==> flow/design.v <==
module testpc(
	clock,   
	reset,   
	pc,   
	instruction,   
	mem_data,   
	mem_addr,   
	mem_wdata,   
	mwrite_enable,
	mread_enable,
	regwrite_enable,   
	write_addr,   
	reg_write_data   
	);
	input clock, reset;
	input [15:0] instruction, mem_data;
	output [15:0] pc, mem_addr, mem_wdata;
	output [15:0] reg_write_data;
	output mwrite_enable, mread_enable, regwrite_enable;
	output [2:0] write_addr;
	reg [15:0] pc, read_data1, read_data2, ext_imm_data, alu_result;
	reg [15:0] reg_write_data;
	reg [15:0] jump_addr, branch_addr;
	reg [15:0] mwrite_addr, mread_addr;
	reg [6:0] imm_data;
	reg [2:0] read_addr1, read_addr2, write_addr;
	reg [1:0] result_sel;
	reg regwrite_enable, func_sel, imm_sel, mwrite_enable;
	reg mread_enable, memtoreg_sel, jump_enable, branch_enable;
	reg [15:0] reg_table[0:7];
	reg [15:0] c, temp;
	reg c1, c2, s1;
	wire [15:0] b1;
	wire [15:0] and_result, not_result;
	assign mem_addr = alu_result;
	assign mem_wdata = read_data2;
	always@(posedge clock or negedge reset)
	begin
		if(reset == 1'b0)
			pc <= 16'b0000000000000000;
		else if(branch_enable == 1'b1)
		begin
			if(alu_result == 0)
				pc <= pc + branch_addr;
			else
				pc <= pc + 16'b0000000000000001;
		end
		else if(jump_enable == 1'b1)
			pc <= 16'b0000000000000000 + jump_addr;
		else
			pc <= pc + 16'b0000000000000001;
	end
	always@(instruction)
	begin
		begin
			if(instruction[15:13] == 3'b001 && instruction[3:0] <= 4'b0010)   
			begin
				if(instruction[3:0] == 4'b0000)   
				begin
					read_addr1 = instruction[12:10]; 
					read_addr2 = instruction[9:7];  
					write_addr = instruction[6:4];  
					imm_data = 7'b0000000;
					mwrite_addr = 16'b0000000000000000;
					mread_addr = 16'b0000000000000000;
					jump_addr = 16'b0000000000000000;
					branch_addr = 16'b0000000000000000;
					regwrite_enable = 1'b1;
					func_sel = 1'b0;
					result_sel = 2'b00;
					imm_sel = 1'b0;
					mwrite_enable = 1'b0;
					mread_enable = 1'b0;
					memtoreg_sel = 1'b0;
					jump_enable = 1'b0;
					branch_enable = 1'b0;
				end
				else if(instruction[3:0] == 4'b0001)   
				begin
					read_addr1 = instruction[12:10];  
					read_addr2 = instruction[9:7];  
					write_addr = instruction[6:4];  
					imm_data = 7'b0000000;
					mwrite_addr = 16'b0000000000000000;
					mread_addr = 16'b0000000000000000;
					jump_addr = 16'b0000000000000000;
					branch_addr = 16'b0000000000000000;
					regwrite_enable = 1'b1;
					func_sel = 1'b0;
					result_sel = 2'b10;
					imm_sel = 1'b0;
					mwrite_enable = 1'b0;
					mread_enable = 1'b0;
					memtoreg_sel = 1'b0;
					jump_enable = 1'b0;
					branch_enable =	1'b0;		
				end
				else   
				begin
					read_addr1 = instruction[12:10];  
					read_addr2 = instruction[9:7];  
					write_addr = instruction[6:4];  
					imm_data = 7'b0000000;
					mwrite_addr = 16'b0000000000000000;
					mread_addr = 16'b0000000000000000;
					jump_addr = 16'b0000000000000000;
					branch_addr = 16'b0000000000000000;
					regwrite_enable = 1'b1;
					func_sel = 1'b0;
					result_sel = 2'b11;
					imm_sel = 1'b0;
					mwrite_enable = 1'b0;
					mread_enable = 1'b0;
					memtoreg_sel = 1'b0;
					jump_enable = 1'b0;
					branch_enable =	1'b0;		
				end
			end
			else if(instruction[15:13] == 3'b011)   
			begin
				read_addr1 = instruction[12:10];  
				read_addr2 = 3'b000; 
				write_addr = instruction[9:7];  
				imm_data = instruction[6:0];  
				mwrite_addr = 16'b0000000000000000;
				mread_addr = 16'b0000000000000000;
				jump_addr = 16'b0000000000000000;
				branch_addr = 16'b0000000000000000;
				regwrite_enable = 1'b1;
				func_sel = 1'b0;
				result_sel = 2'b00;
				imm_sel = 1'b1;
				mwrite_enable = 1'b0;
				mread_enable = 1'b0;
				memtoreg_sel = 1'b0;
				jump_enable = 1'b0;
				branch_enable =	1'b0;	
			end
			else if(instruction[15:13] == 3'b100)   
			begin
				read_addr1 = instruction[12:10]; 
				read_addr2 = 3'b000;  
				write_addr = instruction[9:7]; 
				imm_data = instruction[6:0];  
				mwrite_addr = 16'b0000000000000000;
				mread_addr = instruction[12:10];
				jump_addr = 16'b0000000000000000;
				branch_addr = 16'b0000000000000000;
				regwrite_enable = 1'b1;
				func_sel = 1'b0;
				result_sel = 2'b00;
				imm_sel = 1'b1;
				mwrite_enable = 1'b0;
				mread_enable = 1'b1;
				memtoreg_sel = 1'b1;
				jump_enable = 1'b0;
				branch_enable =	1'b0;	
			end
			else if(instruction[15:13] == 3'b101)   
			begin
				read_addr1 = instruction[12:10]; 
				read_addr2 = instruction[9:7];
				write_addr = 3'b000;
				imm_data = instruction[6:0]; 
				mwrite_addr = instruction[9:7]; 
				mread_addr = 16'b0000000000000000;
				jump_addr = 16'b0000000000000000;
				branch_addr = 16'b0000000000000000;
				regwrite_enable = 1'b0;
				func_sel = 1'b0;
				result_sel = 2'b00;
				imm_sel = 1'b1;
				mwrite_enable = 1'b1;
				mread_enable = 1'b0;
				memtoreg_sel = 1'b0;
				jump_enable = 1'b0;
				branch_enable =	1'b0;	
			end
			else if(instruction[15:13] == 3'b110)   
			begin
				read_addr1 = instruction[12:10]; 
				read_addr2 = instruction[9:7]; 
				write_addr = 3'b000;
				imm_data = instruction[6:0]; 
				mwrite_addr = 16'b0000000000000000;
				mread_addr = 16'b0000000000000000;
				jump_addr = 16'b0000000000000000;
				branch_addr = instruction[6:0];
				regwrite_enable = 1'b0;
				func_sel = 1'b1;
				result_sel = 2'b00;
				imm_sel = 1'b0;
				mwrite_enable = 1'b0;
				mread_enable = 1'b0;
				memtoreg_sel = 1'b0;
				jump_enable = 1'b0;
				branch_enable =	1'b1;	
			end
			else if(instruction[15:13] == 3'b111)   
			begin
				read_addr1 = 3'b000;
				read_addr2 = 3'b000; 
				write_addr = 3'b000;
				imm_data = 7'b0000000;
				mwrite_addr = 16'b0000000000000000;
				mread_addr = 16'b0000000000000000;
				jump_addr = instruction[12:0];   
				branch_addr = 16'b0000000000000000;
				regwrite_enable = 1'b0;
				func_sel = 1'b0;
				result_sel = 2'b00;
				imm_sel = 1'b0;
				mwrite_enable = 1'b0;
				mread_enable = 1'b0;
				memtoreg_sel = 1'b0;
				jump_enable = 1'b1;
				branch_enable = 1'b0;	
			end
			else   
			begin
				read_addr1 = 3'b000;
				read_addr2 = 3'b000;
				write_addr = 3'b000;
				imm_data = 7'b0000000;
				mwrite_addr = 16'b0000000000000000;
				mread_addr = 16'b0000000000000000;
				jump_addr = 16'b0000000000000000;
				branch_addr = 16'b0000000000000000;
				regwrite_enable = 1'b0;
				func_sel = 1'b0;
				result_sel = 2'b00;
				imm_sel = 1'b0;
				mwrite_enable = 1'b0;
				mread_enable = 1'b0;
				memtoreg_sel = 1'b0;
				jump_enable = 1'b0;
				branch_enable =	1'b0;	
			end
		end
	end
	always@(alu_result, mem_data, memtoreg_sel)
	begin
		if(memtoreg_sel == 1'b1)
			reg_write_data = mem_data;
		else
			reg_write_data = alu_result;
	end
	always@(posedge clock or negedge reset)
	begin
		if(reset == 1'b0)   
		begin
			reg_table[0] <= 16'b0000000000000000;
			reg_table[1] <= 16'b0000000000000000;
			reg_table[2] <= 16'b0000000000000000;
			reg_table[3] <= 16'b0000000000000000;
			reg_table[4] <= 16'b0000000000000000;
			reg_table[5] <= 16'b0000000000000000;
			reg_table[6] <= 16'b0000000000000000;
			reg_table[7] <= 16'b0000000000000000;
		end
		else if(regwrite_enable == 1'b1)
			reg_table[write_addr] <= reg_write_data;
	end
	always@(*)
	begin
		read_data1 = reg_table[read_addr1];
		read_data2 = reg_table[read_addr2];
	end
	reg [15:0] mux_data;
	reg [15:0] adder_result;	
	always@(imm_data)
	begin
		if(imm_data[6] == 1'b1)
			ext_imm_data = 16'b1111111110000000 + imm_data;
		else
			ext_imm_data = 16'b0000000000000000 + imm_data;
	end
	always@(read_data2, ext_imm_data, imm_sel)
	begin
		if(imm_sel == 1'b0)
			mux_data = read_data2;
		else
			mux_data = ext_imm_data;
	end
	always@(mux_data, b1, func_sel)
	case(func_sel)
		1'b0 : temp = mux_data;
		1'b1 : temp = ~mux_data + 1;
	endcase
	assign b1 = temp;
	always@(*)
	begin
	adder_result[0] = read_data1[0] ^ b1[0];
	c[0] = read_data1[0] & b1[0];	
	s1 = b1[1] ^ c[0];
	c1 = b1[1] & c[0];
	adder_result[1] = read_data1[1] ^ s1;
	c2 = read_data1[1] & s1;
	c[1] = c1 | c2;
	s1 = b1[2] ^ c[1];
	c1 = b1[2] & c[1];
	adder_result[2] = read_data1[2] ^ s1;
	c2 = read_data1[2] & s1;
	c[2] = c1 | c2;	
	s1 = b1[3] ^ c[2];
	c1 = b1[3] & c[2];
	adder_result[3] = read_data1[3] ^ s1;
	c2 = read_data1[3] & s1;
	c[3] = c1 | c2;
	s1 = b1[4] ^ c[3];
	c1 = b1[4] & c[3];
	adder_result[4] = read_data1[4] ^ s1;
	c2 = read_data1[4] & s1;
	c[4] = c1 | c2;
	s1 = b1[5] ^ c[4];
	c1 = b1[5] & c[4];
	adder_result[5] = read_data1[5] ^ s1;
	c2 = read_data1[5] & s1;
	c[5] = c1 | c2;
	s1 = b1[6] ^ c[5];
	c1 = b1[6] & c[5];
	adder_result[6] = read_data1[6] ^ s1;
	c2 = read_data1[6] & s1;
	c[6] = c1 | c2;
	s1 = b1[7] ^ c[6];
	c1 = b1[7] & c[6];
	adder_result[7] = read_data1[7] ^ s1;
	c2 = read_data1[7] & s1;
	c[7] = c1 | c2;
	s1 = b1[8] ^ c[7];
	c1 = b1[8] & c[7];
	adder_result[8] = read_data1[8] ^ s1;
	c2 = read_data1[8] & s1;
	c[8] = c1 | c2;
	s1 = b1[9] ^ c[8];
	c1 = b1[9] & c[8];
	adder_result[9] = read_data1[9] ^ s1;
	c2 = read_data1[9] & s1;
	c[9] = c1 | c2;
	s1 = b1[10] ^ c[9];
	c1 = b1[10] & c[9];
	adder_result[10] = read_data1[10] ^ s1;
	c2 = read_data1[10] & s1;
	c[10] = c1 | c2;
	s1 = b1[11] ^ c[10];
	c1 = b1[11] & c[10];
	adder_result[11] = read_data1[11] ^ s1;
	c2 = read_data1[11] & s1;
	c[11] = c1 | c2;
	s1 = b1[12] ^ c[11];
	c1 = b1[12] & c[11];
	adder_result[12] = read_data1[12] ^ s1;
	c2 = read_data1[12] & s1;
	c[12] = c1 | c2;
	s1 = b1[13] ^ c[12];
	c1 = b1[13] & c[12];
	adder_result[13] = read_data1[13] ^ s1;
	c2 = read_data1[13] & s1;
	c[13] = c1 | c2;
	s1 = b1[14] ^ c[13];
	c1 = b1[14] & c[13];
	adder_result[14] = read_data1[14] ^ s1;
	c2 = read_data1[14] & s1;
	c[14] = c1 | c2;
	s1 = b1[15] ^ c[14];
	c1 = b1[15] & c[14];
	adder_result[15] = read_data1[15] ^ s1;
	c2 = read_data1[15] & s1;
	c[15] = c1 | c2;
	end
	assign and_result = read_data1 & mux_data;
	assign not_result = ~read_data1 + mux_data;
	always@(adder_result, and_result, not_result, result_sel)
	case(result_sel)
		2'b00 : alu_result = adder_result;
		2'b01 : 
		begin
			if(adder_result >= 0)
				alu_result = 8'b00000000;
			else
				alu_result = 8'b00000001;
		end
		2'b10 : alu_result = and_result;
		2'b11 : alu_result = not_result;
	endcase
endmodule
Tool chain data of testpc
The steps from the RTL of testpc to its reports follow in flow order.
Lines are those of the file above, counted from 1.
Library cell names are shortened.
{ "setup": {"top_module": "testpc", "clock": "clock", "cell_library": "sky130hd", "pvt_corner": "tt_025C_1v80"} }

Word level
Counts by Yosys on the flattened word-level netlist (proc, flatten, opt, wreduce). Print and check cells are left out.
{ "word_totals": {"inputBits": 34, "ff_bits": 144, "wordCells": 206, "output_inout_bits": 70} }
{ "op_classes": {"cmp": 2, "mux": 66, "reduce_logical": 15, "equal": 31, "n_logic": 78, "n_addsub": 5} }
{ "ops": {"columns": ["cell", "n"], "rows": [
  ["case mux 16 bit (select 8 bit)", 2],
  ["2-to-1 mux 16 bit", 6],
  ["2-to-1 mux 13 bit", 6],
  ["2-to-1 mux 7 bit", 10],
  ["case mux 16 bit (select 4 bit)", 1],
  ["== test 3 bit with constant B", 16],
  ["2-to-1 mux 3 bit", 13],
  ["adder 16 x 1 -> 16 bit with constant B", 2],
  ["adder 16 bit", 2],
  ["inverter 16 bit", 2],
  ["case mux 16 bit (select 2 bit)", 1],
  ["bitwise XOR 1 bit", 31],
  ["AND 1 bit", 29],
  ["2-to-1 mux 1 bit", 25],
  ["== test 3 x 2 -> 1 bit with constant B", 7],
  [">= comparator 16 x 1 -> 1 bit with constant B", 1],
  ["AND 16 bit", 1],
  ["adder 16 x 7 -> 16 bit with constant A", 1],
  ["logical NOT 16 bit", 1],
  ["AND reduction 2 bit", 8],
  ["bitwise OR 1 bit", 14],
  ["== test 3 x 1 -> 1 bit with constant B", 4],
  ["logical NOT 3 bit", 3],
  ["== test 2 bit with constant B", 2],
  ["== test 4 x 1 -> 1 bit with constant B", 1],
  ["<= comparator 4 x 2 -> 1 bit with constant B", 1],
  ["logical NOT 4 bit", 1],
  ["2-to-1 mux 2 bit", 2]
]} }
Not listed: further kinds 4, cells in them 4.

Longest topological paths
Depth = most cells in a row (Yosys ltp): at word level without a register or memory, in the mapped netlist without a sequential cell, where the memories' decode and read muxes count.
{ "logic_depth": {"ltp_word": 63, "abc_area": 1, "mapped_depth": 46, "ltp_nobuf": 45} }

After synthesis
Source: synth_stat.txt of the flow (Yosys; design flattened, memories mapped). It holds for the ABC_AREA given above (unset counts as 0); a run with the other value may have another netlist.
{ "types": {"columns": ["cell_type", "n", "type_area_um2"], "rows": [
  ["dfrtp_1", 144, 3.6E+03],
  ["nand2_1", 514, 1929.35],
  ["o21ai_0", 154, 770.739],
  ["inv_1", 196, 735.706],
  ["nand3_1", 147, 735.706],
  ["ha_1", 40, 500.48],
  ["nor2_1", 115, 431.664],
  ["nand4_1", 52, 325.312],
  ["fa_1", 16, 320.307],
  ["xor2_1", 33, 289.027],
  ["a21oi_1", 53, 265.254],
  ["clkbuf_1", 43, 161.405],
  ["o22ai_1", 20, 125.12],
  ["o21ai_1", 21, 105.101],
  ["buf_6", 9, 101.347],
  ["a221oi_1", 9, 78.826],
  ["buf_2", 13, 65.062],
  ["or2_2", 10, 62.56]
]} }
Not listed: further types 33, cells in them 104.
{ "mapped": {"buffers": 69, "cells": 1693, "seqArea_um2": 3603.5, "mapped_area_um2": 11390.9, "ffs": 144} }

Path before layout
Source: OpenSTA report_checks on the synthesized netlist (no wires, ideal clock, input and output delay 20% of the period each), path of least setup slack; recovery checks are left aside. Register names are those of the netlist, which keeps one name where synthesis merged equal registers.
{ "synth_path": {"path_type": "in2out", "from": "input instruction[13]", "to": "output reg_write_data[15]", "slack_ns": 1.732, "delay_ns": 7.868, "tclk_ns": 16.0, "path_stages": 37, "in_delay_ns": 3.200, "path_buffers": 4, "required_ns": 12.800, "t_arrival_ns": 11.068, "launch_ns": 3.200, "out_delay_ns": 3.200, "period_less_setup_slack_ns": 14.268} }
"delay_ns" = arrival - input delay + setup time.
A path that ends at an output port has no setup time.
"path_stages": output pins that drive a net of the path, with the launching flip-flop's if there is one; two outputs of one cell count as two.
"period_less_setup_slack_ns" is the clock period less the worst setup slack; recovery checks do not enter. This is arithmetic on one report: input and output delays are still those of the set period (20% each).
Between the ends stands the longest chain of elaborated cells between them, by number of cells; it is not shown to be the way that was timed. Of several equally long chains one is given.
Each line given opens the expression or statement behind the cell; cells for indexed reads and writes are added by Yosys, which also makes memories of some case tables.
{ "synth_via": {"path_cell_list": "buf_4 > nand3_1 > nand2_1 > nand2_1 > o21ai_0 > o21ai_0 > inv_1 > clkbuf_1 > buf_1 > a21oi_1 > ha_1 > inv_1 > fa_1 > fa_1 > fa_1 > inv_1 > fa_1 > fa_1 > fa_1 > fa_1 > fa_1 > fa_1 > fa_1 > fa_1 > fa_1 > fa_1 > fa_1 > inv_1 > nand2_1 > nand2_1 > nand2_1 > nand2_1 > inv_1 > nand3_1 > nand3_2 > buf_6 > a31oi_4", "elab_chain_len": 59, "cells_between": 127, "cone_lines": 75, "cone_classes": "add/sub (3); eq/ne (22); mux (35); logic (63); reduce/logical (4)"} }
{ "synth_lines": {"columns": ["element", "line_no", "text"], "rows": [
  ["start, declared", 16, "input [15:0] instruction, mem_data;"],
  ["== test 3 bit", 179, "else if(instruction[15:13] == 3'b110)"],
  ["2-to-1 mux 7 bit", 179, null],
  ["2-to-1 mux 7 bit", 159, "else if(instruction[15:13] == 3'b101)"],
  ["2-to-1 mux 7 bit", 139, "else if(instruction[15:13] == 3'b100)"],
  ["2-to-1 mux 7 bit", 119, "else if(instruction[15:13] == 3'b011)"],
  ["2-to-1 mux 7 bit", 56, "if(instruction[15:13] == 3'b001 && instruction[3:0] <= 4'b0010)"],
  ["adder 16 x 7 -> 16 bit", 274, "ext_imm_data = 16'b1111111110000000 + imm_data;"],
  ["[45 not listed]", null, null],
  ["bitwise XOR 1 bit", 360, "s1 = b1[14] ^ c[13];"],
  ["AND 1 bit", 363, "c2 = read_data1[14] & s1;"],
  ["bitwise OR 1 bit", 364, "c[14] = c1 | c2;"],
  ["bitwise XOR 1 bit", 365, "s1 = b1[15] ^ c[14];"],
  ["bitwise XOR 1 bit", 367, "adder_result[15] = read_data1[15] ^ s1;"],
  ["case mux 16 bit (select 4 bit)", 374, "case(result_sel)"],
  ["2-to-1 mux 16 bit", 243, "if(memtoreg_sel == 1'b1)"],
  ["end, declared", 18, "output [15:0] reg_write_data;"]
]} }

Timing after layout
From the final timing report of run 1: the path of least setup slack in the routed layout; clock arrival at registers is part of the times.
{ "layout_path": {"path_type": "in2out", "from": "input instruction[12]", "to": "output reg_write_data[15]", "in_delay_ns": 2.60, "path_buffers": 3, "t_arrival_ns": 10.11, "out_delay_ns": 2.60, "tclk_ns": 13.0, "slack_ns": 0.29, "required_ns": 10.40, "launch_ns": 2.60, "path_stages": 36} }
Between the ends stands the longest chain of elaborated cells between them, by number of cells; it is not shown to be the way that was timed. Of several equally long chains one is given.
{ "layout_via": {"path_cell_list": "clkdlybuf4s50_1 > inv_2 > o21ai_2 > inv_1 > a21oi_1 > nand3_1 > nor3_2 > a21oi_1 > ha_1 > inv_2 > fa_2 > fa_2 > fa_2 > inv_2 > fa_2 > fa_2 > fa_2 > fa_2 > fa_2 > fa_2 > fa_2 > fa_2 > fa_2 > fa_2 > fa_2 > inv_2 > nand2_2 > nand2_2 > nand2_2 > nand2_2 > inv_2 > nand3_2 > nand3_4 > buf_4 > a31oi_4 > buf_2", "elab_chain_len": 54, "cells_between": 78, "cone_lines": 69, "cone_classes": "add/sub (1); eq/ne (7); mux (8); logic (61); reduce/logical (1)"} }
{ "layout_lines": {"columns": ["element", "line_no", "text"], "rows": [
  ["start, declared", 16, "input [15:0] instruction, mem_data;"],
  ["2-to-1 mux 3 bit", 179, "else if(instruction[15:13] == 3'b110)"],
  ["2-to-1 mux 3 bit", 159, "else if(instruction[15:13] == 3'b101)"],
  ["2-to-1 mux 3 bit", 139, "else if(instruction[15:13] == 3'b100)"],
  ["2-to-1 mux 3 bit", 119, "else if(instruction[15:13] == 3'b011)"],
  ["2-to-1 mux 3 bit", 56, "if(instruction[15:13] == 3'b001 && instruction[3:0] <= 4'b0010)"],
  ["== test 3 bit", 266, "read_data1 = reg_table[read_addr1];"],
  ["case mux 16 bit (select 8 bit)", 266, null],
  ["[40 not listed]", null, null],
  ["bitwise XOR 1 bit", 360, "s1 = b1[14] ^ c[13];"],
  ["AND 1 bit", 363, "c2 = read_data1[14] & s1;"],
  ["bitwise OR 1 bit", 364, "c[14] = c1 | c2;"],
  ["bitwise XOR 1 bit", 365, "s1 = b1[15] ^ c[14];"],
  ["bitwise XOR 1 bit", 367, "adder_result[15] = read_data1[15] ^ s1;"],
  ["case mux 16 bit (select 4 bit)", 374, "case(result_sel)"],
  ["2-to-1 mux 16 bit", 243, "if(memtoreg_sel == 1'b1)"],
  ["end, declared", 18, "output [15:0] reg_write_data;"]
]} }

Memo
Re: implementation data of testpc

Settings and measured results of 3 stored flow runs for module testpc (sky130hd), not sorted in any way. The constraints put input and output delay at 20% of the set period each and load the outputs with 0.01 pF.
"worst_path_time_ns" is the time allowed to the run's worst setup path (the clock period less input and output delay, where it has them) less its slack. Clock arrival times count: a late capture clock shortens it, a late launch clock lengthens it.
"power.total_w": no workload was simulated; the value follows from the tool's default switching activity.
[
  {
    "run": "run 1",
    "settings": { "ABC_AREA": 1, "CELL_PAD_IN_SITES_GLOBAL_PLACEMENT": 1, "CORE_ASPECT_RATIO": 1.85, "CTS_CLUSTER_DIAMETER": 323, "CTS_CLUSTER_SIZE": 19, "GPL_ROUTABILITY_DRIVEN": 0, "HOLD_SLACK_MARGIN": 0.26, "PLACE_DENSITY": 0.94, "SETUP_SLACK_MARGIN": 2.02, "SLEW_MARGIN": 40, "TNS_END_PERCENT": 55, "period_ns": 13.0, "CAP_MARGIN": 20, "CORE_MARGIN": 2, "CORE_UTILIZATION": 40 },
    "results": { "synth_area_um2": 11390.9, "total_die_area_um2": 29908.2, "utilization_frac": 0.525, "ws_setup_ns": 0.286, "setup_tns_ns": 0.000, "hold_ws_ns": 0.484, "power.total_w": 0.00304, "worst_path_time_ns": 7.51, "critical_path_kind": "in2out" }
  },
  {
    "run": "run 2",
    "settings": { "CORE_UTILIZATION": 40, "period_ns": 15.8, "CAP_MARGIN": 20, "CORE_MARGIN": 2, "SLEW_MARGIN": 20 },
    "results": { "synth_area_um2": 10948.0, "total_die_area_um2": 28709.9, "utilization_frac": 0.495, "ws_setup_ns": 0.350, "setup_tns_ns": 0.000, "hold_ws_ns": 0.510, "power.total_w": 0.00268, "worst_path_time_ns": 9.13, "critical_path_kind": "in2out" }
  },
  {
    "run": "run 3",
    "settings": { "CAP_MARGIN": 0, "CELL_PAD_IN_SITES_DETAIL_PLACEMENT": 1, "CORE_ASPECT_RATIO": 0.6, "CORE_MARGIN": 8, "CORE_UTILIZATION": 26, "CTS_CLUSTER_SIZE": 19, "GPL_TIMING_DRIVEN": 0, "HOLD_SLACK_MARGIN": 0.24, "SLEW_MARGIN": 35, "TNS_END_PERCENT": 100, "period_ns": 16.0 },
    "results": { "synth_area_um2": 10948.0, "total_die_area_um2": 49146.1, "utilization_frac": 0.33, "ws_setup_ns": 0.243, "setup_tns_ns": 0.000, "hold_ws_ns": 0.515, "power.total_w": 0.002709, "worst_path_time_ns": 9.36, "critical_path_kind": "in2out" }
  }
]
